==> flow/design.v <==
module rot_encoder
  #(parameter
    BAND_WIDTH = 32)
   (input logic                   sa,
    input logic                   sb,
    output logic [BAND_WIDTH-1:0] count,
    input logic                   clk,
    input logic                   rstn);
   logic [BAND_WIDTH-1:0]         count_r;
   logic [3:0]                    patern;
   logic [1:0]                    sa_q, sb_q;
   always_comb begin
      count  = count_r;
      patern = {sa_q[1], sb_q[1], sa_q[0], sb_q[0]};
   end
   always_ff @(posedge clk) begin
      if(!rstn) begin
         count_r <= 0;
         sa_q    <= 0;
         sb_q    <= 0;
      end
      else begin
         sa_q[1] <= sa_q[0];
         sb_q[1] <= sb_q[0];
         sa_q[0] <= sa;
         sb_q[0] <= sb;
         case(patern)
           4'b0010: count_r <= count_r + 1;
           4'b1011: count_r <= count_r + 1;
           4'b1101: count_r <= count_r + 1;
           4'b0100: count_r <= count_r + 1;
           4'b0001: count_r <= count_r - 1;
           4'b0111: count_r <= count_r - 1;
           4'b1110: count_r <= count_r - 1;
           4'b1000: count_r <= count_r - 1;
           default: count_r <= count_r;
         endcase
      end
   end
endmodule
module pwm_generator
  #(parameter
    BAND_WIDTH       = 32,
    PWM_PERIOD_CYCLE = 1000)
   (input logic [BAND_WIDTH-1:0] width,
    output logic                 pwm,
    input logic                  clk,
    input logic                  rstn);
   logic [BAND_WIDTH-1:0]        count_r;
   always_comb begin
      pwm = (count_r < width) ? 1 : 0;
   end
   always_ff @(posedge clk) begin
      if(!rstn) begin
         count_r <= 0;
      end
      else if(count_r < PWM_PERIOD_CYCLE) begin
         count_r <= count_r + 1;
      end
      else begin
         count_r <= 0;
      end
   end
endmodule
module p_controller
  #(parameter
    BAND_WIDTH         = 32,
    CLK_FREQ           = 100_000_000,
    ONE_ROTATION_PULSE = 630,  
    SAMPLING_RATE      = 100,  
    localparam
    PI_FIXED           = 804,  
    RESOLUTION         = 2 * PI_FIXED * SAMPLING_RATE / ONE_ROTATION_PULSE,
    UPDATE_INTERVAL    = CLK_FREQ / SAMPLING_RATE)
   (input  logic [31:0]           target_rot_v,
    input  logic [31:0]           p_gain,
    input  logic [31:0]           rot_cnt,
    output logic [BAND_WIDTH-1:0] pulse_width,
    input  logic                  clk,
    input  logic                  rstn);
   typedef enum logic [1:0] {STT_GET_ERROR,
                             STT_CALC_TERM,
                             STT_CALC_PULSE,
                             STT_WAIT} p_statetype;
   p_statetype  p_state;
   logic [31:0] cnt_r;
   logic        update_flag;
   logic [31:0] rot_cnt_r;
   logic signed [BAND_WIDTH*2-1:0] pulse_width_r, pulse_width_w;
   logic signed [BAND_WIDTH*2-1:0] rotate_samp_cnt_r;
   logic signed [BAND_WIDTH*2-1:0] error_w;
   logic signed [BAND_WIDTH*2-1:0] error_r, p_error_r;
   logic signed [BAND_WIDTH*2-1:0] p_term_r;
   logic signed [BAND_WIDTH*2-1:0] p_term_w;
   logic [31:0] p_gain_r;
   always_comb begin
      update_flag   = (cnt_r == UPDATE_INTERVAL) ? 1 : 0;
      error_w       = $signed(target_rot_v) - (rotate_samp_cnt_r * $signed(RESOLUTION));
      p_term_w      = ($signed(p_gain_r) * error_r);
      pulse_width_w = pulse_width_r + p_term_r;
      pulse_width   = pulse_width_r;
   end
   always_ff @(posedge clk) begin
      if(!rstn) begin
         p_state           <= STT_WAIT;
         cnt_r             <= 0;
         pulse_width_r     <= 0;
         rotate_samp_cnt_r <= 0;
         rot_cnt_r         <= 0;
         error_r           <= 0;
         p_error_r         <= 0;
         p_term_r          <= 0;
      end
      else begin
         p_gain_r <= p_gain;
         if(update_flag) begin
            cnt_r <= 0;
         end
         else begin
            cnt_r <= cnt_r + 1;
         end
         case(p_state)
           STT_GET_ERROR: begin
              p_error_r <= error_r;
              error_r   <= error_w;
              p_state <= STT_CALC_TERM;
           end
           STT_CALC_TERM: begin
              p_term_r <= p_term_w >>> 16;
              p_state  <= STT_CALC_PULSE;
           end
           STT_CALC_PULSE: begin
              pulse_width_r <= (target_rot_v != 0) ? pulse_width_w : 0;
              p_state       <= STT_WAIT;
           end
           STT_WAIT: begin
              if(update_flag) begin
                 rotate_samp_cnt_r <= $signed(rot_cnt) - $signed(rot_cnt_r);
                 rot_cnt_r         <= rot_cnt;
                 p_state           <= STT_GET_ERROR;
              end
           end
         endcase
      end
   end
endmodule
module motor_ctrl
  #(parameter
    CLK_FREQ = 100_000,
    localparam
    BAND_WIDTH         = 32,
    ONE_ROTATION_PULSE = 630,  
    SAMPLING_RATE      = 100,  
    PWM_PERIOD         = 40,   
    PWM_PERIOD_CYCLE   = (CLK_FREQ / 100_000) * PWM_PERIOD)
   (output logic                  pwm,
    output logic                  dir,
    output logic [BAND_WIDTH-1:0] pulse_width,
    output logic [BAND_WIDTH-1:0] rot_cnt,
    input  logic [31:0]           target_rot_v,
    input  logic [31:0]           p_gain,
    input  logic                  sa,
    input  logic                  sb,
    input  logic                  clk,
    input  logic                  rstn);
   logic [BAND_WIDTH-1:0] pwm_pulse_width;
   pwm_generator #(.BAND_WIDTH(BAND_WIDTH),
                   .PWM_PERIOD_CYCLE(PWM_PERIOD_CYCLE))
   pwm_gen_inst(.width(pwm_pulse_width),
                .pwm(pwm),
                .clk(clk),
                .rstn(rstn));
   rot_encoder #(.BAND_WIDTH(BAND_WIDTH))
   rot_encoder_inst(.sa(sa),
                    .sb(sb),
                    .count(rot_cnt),
                    .clk(clk),
                    .rstn(rstn));
   p_controller #(.BAND_WIDTH(BAND_WIDTH),
                  .CLK_FREQ(CLK_FREQ),
                  .ONE_ROTATION_PULSE(ONE_ROTATION_PULSE),
                  .SAMPLING_RATE(SAMPLING_RATE))
   p_ctrl_inst(.target_rot_v(target_rot_v),
               .p_gain(p_gain),
               .rot_cnt(rot_cnt),
               .pulse_width(pulse_width),
               .clk(clk),
               .rstn(rstn));
   always_comb begin
      dir             = pulse_width[31:31] ? 1'b1 : 1'b0;
      pwm_pulse_width = pulse_width[31:31] ? ~pulse_width : pulse_width;
   end
endmodule
Tool chain data of motor_ctrl. Tool output for the design above before and after an edit, in the order of the flow. "original" refers to lines of the RTL above, "edited" to lines of the edited file. "difference": "edited" minus "original" as printed here. "rel. change": 100 x difference / "original". Operators carry their Yosys type and port widths (W data, S select, Z words). A cell with n/a has no value.

Top: motor_ctrl. Clock: clk. Standard-cell library: sky130hd. Corner: tt_025C_1v80.

The edit. The edit as a unified diff against the file above. The edit is scripted: it alters the design's behaviour and was not made to optimise anything.

```diff
@@ -135,5 +135,5 @@
            end
            STT_WAIT: begin
-              if(update_flag) begin
+              begin
                  rotate_samp_cnt_r <= $signed(rot_cnt) - $signed(rot_cnt_r);
                  rot_cnt_r         <= rot_cnt;
```

Word level. Yosys after proc, flatten, opt, wreduce and memory -nomap, before mapping. Memory bits, and registers merged into a memory's read port (data or address), are not among the register bits. Print and check cells are not counted. Equal cells are merged and count once.

Word-level totals: register bits (original 406, edited 374, difference -32, rel. change -7.88%); output and inout bits (original 66, edited 66, difference 0, rel. change 0.00%); bits of input ports (original 68, edited 68, difference 0, rel. change 0.00%); elaborated cells (original 56, edited 45, difference -11, rel. change -19.64%).

Cells by class: add/sub/neg operators (original 7, edited 6, difference -1, rel. change -14.29%); $lt $le $gt $ge (original 2, edited 2, difference 0, rel. change 0.00%); $mul (original 2, edited 2, difference 0, rel. change 0.00%); equal/unequal tests (original 13, edited 11, difference -2, rel. change -15.38%); bitwise operators (original 2, edited 1, difference -1, rel. change -50.00%); muxes and demuxes (original 8, edited 6, difference -2, rel. change -25.00%); reduce/logical cells (original 10, edited 6, difference -4, rel. change -40.00%).

Operators by type and width: $reduce_and A2 Y1 (original 3, edited 1, difference -2, rel. change -66.67%); $add A32 B1 Y32 const B (original 3, edited 2, difference -1, rel. change -33.33%); $mux W1 (original 3, edited 2, difference -1, rel. change -33.33%); $eq A32 B10 Y1 const B (original 1, edited 0, difference -1, rel. change -100.00%); $mux W2 (original 1, edited 0, difference -1, rel. change -100.00%); $ne A2 B1 Y1 const B (original 1, edited 0, difference -1, rel. change -100.00%); $not A1 Y1 (original 1, edited 0, difference -1, rel. change -100.00%); $reduce_bool A4 Y1 (original 1, edited 0, difference -1, rel. change -100.00%); $reduce_or A2 Y1 (original 1, edited 0, difference -1, rel. change -100.00%).

Unchanged operator kinds not shown: 23.

Depth. Depth = most cells in a row (Yosys ltp): at word level without a register or memory, in the mapped netlist without a sequential cell, where the memories' decode and read muxes count.

Depth: word-level depth (original 4, edited 4, difference 0, rel. change 0.00%); ABC_AREA (original 0, edited 0); gate-level depth with buffers (original 29, edited 29, difference 0, rel. change 0.00%); depth with buffers taken out (original 27, edited 27, difference 0, rel. change 0.00%).

Synthesis result. Yosys stat after the flow's synthesis: flattened, memories mapped to cells. It holds for the ABC_AREA given above (unset counts as 0); a run with the other value may have another netlist.

Cell types: sky130_fd_sc_hd__nand2_1 (original 815, edited 739, difference -76, rel. change -9.33%); sky130_fd_sc_hd__mux2i_1 (original 51, edited 100, difference +49, rel. change +96.08%); sky130_fd_sc_hd__a21oi_1 (original 227, edited 190, difference -37, rel. change -16.30%); sky130_fd_sc_hd__dfxtp_1 (original 281, edited 249, difference -32, rel. change -11.39%); sky130_fd_sc_hd__xor2_1 (original 88, edited 63, difference -25, rel. change -28.41%); sky130_fd_sc_hd__nand3_1 (original 68, edited 44, difference -24, rel. change -35.29%); sky130_fd_sc_hd__inv_1 (original 1144, edited 1122, difference -22, rel. change -1.92%); sky130_fd_sc_hd__a21o_1 (original 73, edited 90, difference +17, rel. change +23.29%); sky130_fd_sc_hd__o21ai_0 (original 102, edited 89, difference -13, rel. change -12.75%); sky130_fd_sc_hd__a211oi_1 (original 33, edited 22, difference -11, rel. change -33.33%); sky130_fd_sc_hd__nor2b_1 (original 24, edited 33, difference +9, rel. change +37.50%); sky130_fd_sc_hd__o211ai_1 (original 20, edited 11, difference -9, rel. change -45.00%); sky130_fd_sc_hd__nor2_1 (original 201, edited 209, difference +8, rel. change +3.98%); sky130_fd_sc_hd__and3_1 (original 26, edited 18, difference -8, rel. change -30.77%); sky130_fd_sc_hd__and4_1 (original 10, edited 2, difference -8, rel. change -80.00%); sky130_fd_sc_hd__nand3b_1 (original 11, edited 4, difference -7, rel. change -63.64%); sky130_fd_sc_hd__nor3b_1 (original 1, edited 8, difference +7, rel. change +700.00%); sky130_fd_sc_hd__nor3_1 (original 34, edited 28, difference -6, rel. change -17.65%).

Unchanged cell types not shown: 19. The list need not be complete.

Mapped netlist: area of sequential cells (µm²) (original 6586.3, edited 5945.7, difference -640.6, rel. change -9.73%); mapped cells (original 5969, edited 5779, difference -190, rel. change -3.18%); synthesis area (µm²) (original 54458.5, edited 53294.9, difference -1163.6, rel. change -2.14%); buffer cells (original 280, edited 273, difference -7, rel. change -2.50%); flip-flops (original 313, edited 281, difference -32, rel. change -10.22%).

By module: a second synthesis without flattening, with its own total; a netlist apart from the flattened one above.

Second synthesis, totals: cells (unflattened synthesis) (original 6092, edited 5854, difference -238, rel. change -3.91%); area (unflattened synthesis) (µm²) (original 55205.4, edited 54168.2, difference -1037.2, rel. change -1.88%).

Rows give one instance, submodules left out.

Modules, original: p_controller (seq. area 5225.0 µm², times used 1, area 50355.8 µm², cells 5522); rot_encoder (BAND_WIDTH=32) (seq. area 720.7 µm², times used 1, area 2910.3 µm², cells 365); pwm_generator (seq. area 640.6 µm², times used 1, area 1585.3 µm², cells 168); motor_ctrl (seq. area 0.0 µm², times used 1, area 354.1 µm², cells 37).

Modules, edited: p_controller (seq. area 4584.4 µm², times used 1, area 49318.6 µm², cells 5284); rot_encoder (BAND_WIDTH=32) (seq. area 720.7 µm², times used 1, area 2910.3 µm², cells 365); pwm_generator (seq. area 640.6 µm², times used 1, area 1585.3 µm², cells 168); motor_ctrl (seq. area 0.0 µm², times used 1, area 354.1 µm², cells 37).

Path before layout. Path of least setup slack by OpenSTA after synthesis, without wires, with an ideal clock, recovery checks aside; 20% of the period is set as input and as output delay. Where synthesis merged equal registers, the netlist keeps one of their names.

Timing path post-synthesis: path type (original register to register, edited register to register); start point (original register p_ctrl_inst.p_gain_r[8], edited register p_ctrl_inst.p_gain_r[2]); end point (original register p_ctrl_inst.p_term_r[30], edited register p_ctrl_inst.p_term_r[30]); library setup time (ns) (original 0.127, edited 0.122, difference -0.005); time at the first pin (ns) (original 0.000, edited 0.000, difference 0.000); data arrival time (ns) (original 7.115, edited 7.075, difference -0.040, rel. change -0.56%); stages (original 25, edited 27, difference +2, rel. change +8.00%); period (ns) (original 10.0, edited 10.0, difference 0.0, rel. change 0.00%); path delay (ns) (original 7.242, edited 7.197, difference -0.045, rel. change -0.62%); data required time (ns) (original 9.873, edited 9.878, difference +0.005, rel. change +0.05%); path slack (ns) (original 2.758, edited 2.804, difference +0.046); buffers on the path (original 2, edited 2, difference 0, rel. change 0.00%); period reached after synthesis (ns) (original 7.242, edited 7.196, difference -0.046, rel. change -0.64%).

"path delay" is the arrival time less input delay plus setup time. "stages" counts driving pins, that of a launching flip-flop among them; a cell with two outputs on the path counts twice. "period reached after synthesis" is the clock period less the worst setup slack; recovery checks do not enter. This is arithmetic on one report: input and output delays are still those of the set period (20% each). Between the ends stands the longest chain of elaborated cells between them, by number of cells; it is not shown to be the way that was timed. Of several equally long chains one is given. Each line given opens the expression or statement behind the cell; cells for indexed reads and writes are added by Yosys, which also makes memories of some case tables.

On the way, post-synthesis, original:
Cells stage by stage: sky130_fd_sc_hd__edfxtp_1 > sky130_fd_sc_hd__clkbuf_1 > sky130_fd_sc_hd__clkbuf_1 > sky130_fd_sc_hd__nand2_1 > sky130_fd_sc_hd__fa_1 > sky130_fd_sc_hd__fa_1 > sky130_fd_sc_hd__fa_1 > sky130_fd_sc_hd__fa_1 > sky130_fd_sc_hd__inv_1 > sky130_fd_sc_hd__fa_1 > sky130_fd_sc_hd__fa_1 > sky130_fd_sc_hd__fa_1 > sky130_fd_sc_hd__fa_1 > sky130_fd_sc_hd__ha_1 > sky130_fd_sc_hd__a21o_1 > sky130_fd_sc_hd__a21o_1 > sky130_fd_sc_hd__a21oi_1 > sky130_fd_sc_hd__o21ai_0 > sky130_fd_sc_hd__a2111oi_0 > sky130_fd_sc_hd__and3b_1 > sky130_fd_sc_hd__o31a_2 > sky130_fd_sc_hd__o21ai_2 > sky130_fd_sc_hd__a221o_1 > sky130_fd_sc_hd__nand4b_1 > sky130_fd_sc_hd__o211ai_1. Under cells in the longest elaborated chain stands 1. The figure for elaborated cells between the ends (all ways) is 1. The entry for source lines of those cells reads 1. Those cells by class: mul: 1.

Ends and longest elaborated chain, post-synthesis, original: from (decl) (RTL line 95) `logic [31:0] p_gain_r;`; from (assign) (RTL line 115) `p_gain_r <= p_gain;`; $mul A32 B64 Y64 (RTL line 99) `p_term_w      = ($signed(p_gain_r) * error_r);`; to (assign) (RTL line 112) `p_term_r          <= 0;`; to (assign) (RTL line 129) `p_term_r <= p_term_w >>> 16;`; to (decl) (RTL line 93) `logic signed [BAND_WIDTH*2-1:0] p_term_r;`.

On the way, post-synthesis, edited:
Cells stage by stage: sky130_fd_sc_hd__edfxtp_1 > sky130_fd_sc_hd__clkbuf_1 > sky130_fd_sc_hd__clkbuf_1 > sky130_fd_sc_hd__nand2_1 > sky130_fd_sc_hd__fa_1 > sky130_fd_sc_hd__fa_1 > sky130_fd_sc_hd__fa_1 > sky130_fd_sc_hd__fa_1 > sky130_fd_sc_hd__inv_1 > sky130_fd_sc_hd__fa_1 > sky130_fd_sc_hd__inv_1 > sky130_fd_sc_hd__fa_1 > sky130_fd_sc_hd__inv_1 > sky130_fd_sc_hd__fa_1 > sky130_fd_sc_hd__fa_1 > sky130_fd_sc_hd__ha_1 > sky130_fd_sc_hd__a21o_1 > sky130_fd_sc_hd__a21o_1 > sky130_fd_sc_hd__a21oi_1 > sky130_fd_sc_hd__a21oi_1 > sky130_fd_sc_hd__a31oi_2 > sky130_fd_sc_hd__nor3_2 > sky130_fd_sc_hd__o31ai_1 > sky130_fd_sc_hd__o21ai_1 > sky130_fd_sc_hd__a21oi_1 > sky130_fd_sc_hd__nor4b_1 > sky130_fd_sc_hd__a221o_1. Under cells in the longest elaborated chain stands 1. The figure for elaborated cells between the ends (all ways) is 1. The entry for source lines of those cells reads 1. Those cells by class: mul: 1.

Ends and longest elaborated chain, post-synthesis, edited: from (decl) (RTL line 95) `logic [31:0] p_gain_r;`; from (assign) (RTL line 115) `p_gain_r <= p_gain;`; $mul A32 B64 Y64 (RTL line 99) `p_term_w      = ($signed(p_gain_r) * error_r);`; to (assign) (RTL line 112) `p_term_r          <= 0;`; to (assign) (RTL line 129) `p_term_r <= p_term_w >>> 16;`; to (decl) (RTL line 93) `logic signed [BAND_WIDTH*2-1:0] p_term_r;`.

Timing after layout. From the final timing report of each run of pair 1: the path of least setup slack in the routed layout; clock arrival at registers is part of the times.

Timing path after layout: path type (original register to register, edited register to register); start point (original register p_ctrl_inst.error_r[16], edited register p_ctrl_inst.error_r[16]); end point (original register p_ctrl_inst.p_term_r[24], edited register p_ctrl_inst.p_term_r[30]); time at the first pin (ns) (original 0.62, edited 0.60, difference -0.02, rel. change -3.23%); buffers on the path (original 2, edited 1, difference -1, rel. change -50.00%); data required time (ns) (original 9.36, edited 9.34, difference -0.02, rel. change -0.21%); period (ns) (original 8.84, edited 8.84, difference 0.00, rel. change 0.00%); path slack (ns) (original 0.38, edited 0.64, difference +0.26); data arrival time (ns) (original 8.98, edited 8.70, difference -0.28, rel. change -3.12%); stages (original 27, edited 24, difference -3, rel. change -11.11%); library setup time (ns) (original 0.11, edited 0.11, difference 0.00).

Between the ends stands the longest chain of elaborated cells between them, by number of cells; it is not shown to be the way that was timed. Of several equally long chains one is given.

On the way, after layout, original:
Cells stage by stage: sky130_fd_sc_hd__dfxtp_1 > sky130_fd_sc_hd__buf_4 > sky130_fd_sc_hd__nand2_1 > sky130_fd_sc_hd__fa_1 > sky130_fd_sc_hd__fa_1 > sky130_fd_sc_hd__fa_1 > sky130_fd_sc_hd__fa_1 > sky130_fd_sc_hd__inv_1 > sky130_fd_sc_hd__fa_1 > sky130_fd_sc_hd__inv_1 > sky130_fd_sc_hd__fa_1 > sky130_fd_sc_hd__inv_1 > sky130_fd_sc_hd__fa_1 > sky130_fd_sc_hd__fa_1 > sky130_fd_sc_hd__ha_1 > sky130_fd_sc_hd__o21a_1 > sky130_fd_sc_hd__o21ai_0 > sky130_fd_sc_hd__nand2b_1 > sky130_fd_sc_hd__a21oi_1 > sky130_fd_sc_hd__a2111oi_1 > sky130_fd_sc_hd__and3b_1 > sky130_fd_sc_hd__buf_4 > sky130_fd_sc_hd__o31ai_1 > sky130_fd_sc_hd__a21oi_1 > sky130_fd_sc_hd__nor2_1 > sky130_fd_sc_hd__nor2_1 > sky130_fd_sc_hd__a22o_1. Under cells in the longest elaborated chain stands 1. The figure for elaborated cells between the ends (all ways) is 1. The entry for source lines of those cells reads 1. Those cells by class: mul: 1.

Ends and longest elaborated chain, after layout, original: from (decl) (RTL line 92) `logic signed [BAND_WIDTH*2-1:0] error_r, p_error_r;`; from (assign) (RTL line 110) `error_r           <= 0;`; from (assign) (RTL line 125) `error_r   <= error_w;`; $mul A32 B64 Y64 (RTL line 99) `p_term_w      = ($signed(p_gain_r) * error_r);`; to (assign) (RTL line 112) `p_term_r          <= 0;`; to (assign) (RTL line 129) `p_term_r <= p_term_w >>> 16;`; to (decl) (RTL line 93) `logic signed [BAND_WIDTH*2-1:0] p_term_r;`.

On the way, after layout, edited:
Cells stage by stage: sky130_fd_sc_hd__dfxtp_1 > sky130_fd_sc_hd__buf_4 > sky130_fd_sc_hd__and2_1 > sky130_fd_sc_hd__fa_1 > sky130_fd_sc_hd__fa_1 > sky130_fd_sc_hd__inv_1 > sky130_fd_sc_hd__fa_1 > sky130_fd_sc_hd__fa_1 > sky130_fd_sc_hd__inv_1 > sky130_fd_sc_hd__fa_1 > sky130_fd_sc_hd__fa_1 > sky130_fd_sc_hd__fa_1 > sky130_fd_sc_hd__fa_1 > sky130_fd_sc_hd__ha_1 > sky130_fd_sc_hd__a21o_1 > sky130_fd_sc_hd__a21oi_1 > sky130_fd_sc_hd__o21ai_0 > sky130_fd_sc_hd__a31oi_1 > sky130_fd_sc_hd__o22ai_1 > sky130_fd_sc_hd__o31ai_1 > sky130_fd_sc_hd__o21ai_1 > sky130_fd_sc_hd__a21oi_1 > sky130_fd_sc_hd__nor4b_1 > sky130_fd_sc_hd__a221o_1. Under cells in the longest elaborated chain stands 1. The figure for elaborated cells between the ends (all ways) is 1. The entry for source lines of those cells reads 1. Those cells by class: mul: 1.

Ends and longest elaborated chain, after layout, edited: from (decl) (RTL line 92) `logic signed [BAND_WIDTH*2-1:0] error_r, p_error_r;`; from (assign) (RTL line 110) `error_r           <= 0;`; from (assign) (RTL line 125) `error_r   <= error_w;`; $mul A32 B64 Y64 (RTL line 99) `p_term_w      = ($signed(p_gain_r) * error_r);`; to (assign) (RTL line 112) `p_term_r          <= 0;`; to (assign) (RTL line 129) `p_term_r <= p_term_w >>> 16;`; to (decl) (RTL line 93) `logic signed [BAND_WIDTH*2-1:0] p_term_r;`.

Layout results. Runs of the flow (Yosys, OpenROAD) on both versions; the two runs of a pair have the same settings. The constraints put input and output delay at 20% of the set period each and load the outputs with 0.01 pF.

Settings, pair 1:
CORE_UTILIZATION: 45. Under PLACE_DENSITY stands 0.6. period_ns: 8.84. The figure for CAP_MARGIN is 20. For CORE_MARGIN the number is 2. The entry for SLEW_MARGIN reads 20.

Measured results, pair 1: overall die area (µm²) (original 123816.0, edited 121201.0, difference -2615.0, rel. change -2.11%); std-cell area (final layout) (µm²) (original 59358.2, edited 57732.9, difference -1625.3, rel. change -2.74%); setup slack of the worst path (ns) (original 0.376, edited 0.637, difference +0.261); clock period reached (ns) (original 8.464, edited 8.203, difference -0.261, rel. change -3.08%); utilization of the finished layout (%) (original 49.5, edited 49.0, difference -0.5); setup TNS (ns) (original 0.000, edited 0.000, difference 0.000); synthesized cell area (µm²) (original 54458.5, edited 53294.9, difference -1163.6, rel. change -2.14%).

Settings, pair 2:
The figure for CAP_MARGIN is 15. The entry for CELL_PAD_IN_SITES_DETAIL_PLACEMENT reads 2. For CORE_MARGIN the number is 8. CORE_UTILIZATION: 37. Under CTS_CLUSTER_DIAMETER stands 24. Under GPL_TIMING_DRIVEN stands 1. MAX_ROUTING_LAYER: met5. Under PLACE_DENSITY stands 0.47. period_ns: 6.24. The entry for SLEW_MARGIN reads 20.

Measured results, pair 2: overall die area (µm²) (original 159716.0, edited 156440.0, difference -3276.0, rel. change -2.05%); std-cell area (final layout) (µm²) (original 67706.2, edited 66478.8, difference -1227.4, rel. change -1.81%); setup slack of the worst path (ns) (original -1.501, edited -1.351, difference +0.150); clock period reached (ns) (original 7.741, edited 7.591, difference -0.150, rel. change -1.94%); utilization of the finished layout (%) (original 46.4, edited 46.4, difference 0.0); setup TNS (ns) (original -39.076, edited -32.331, difference +6.745); synthesized cell area (µm²) (original 54458.5, edited 53294.9, difference -1163.6, rel. change -2.14%).

By "clock period reached" is meant the clock period of the run minus its worst setup slack. This is arithmetic on one report: input and output delays are still those of the set period (20% each).
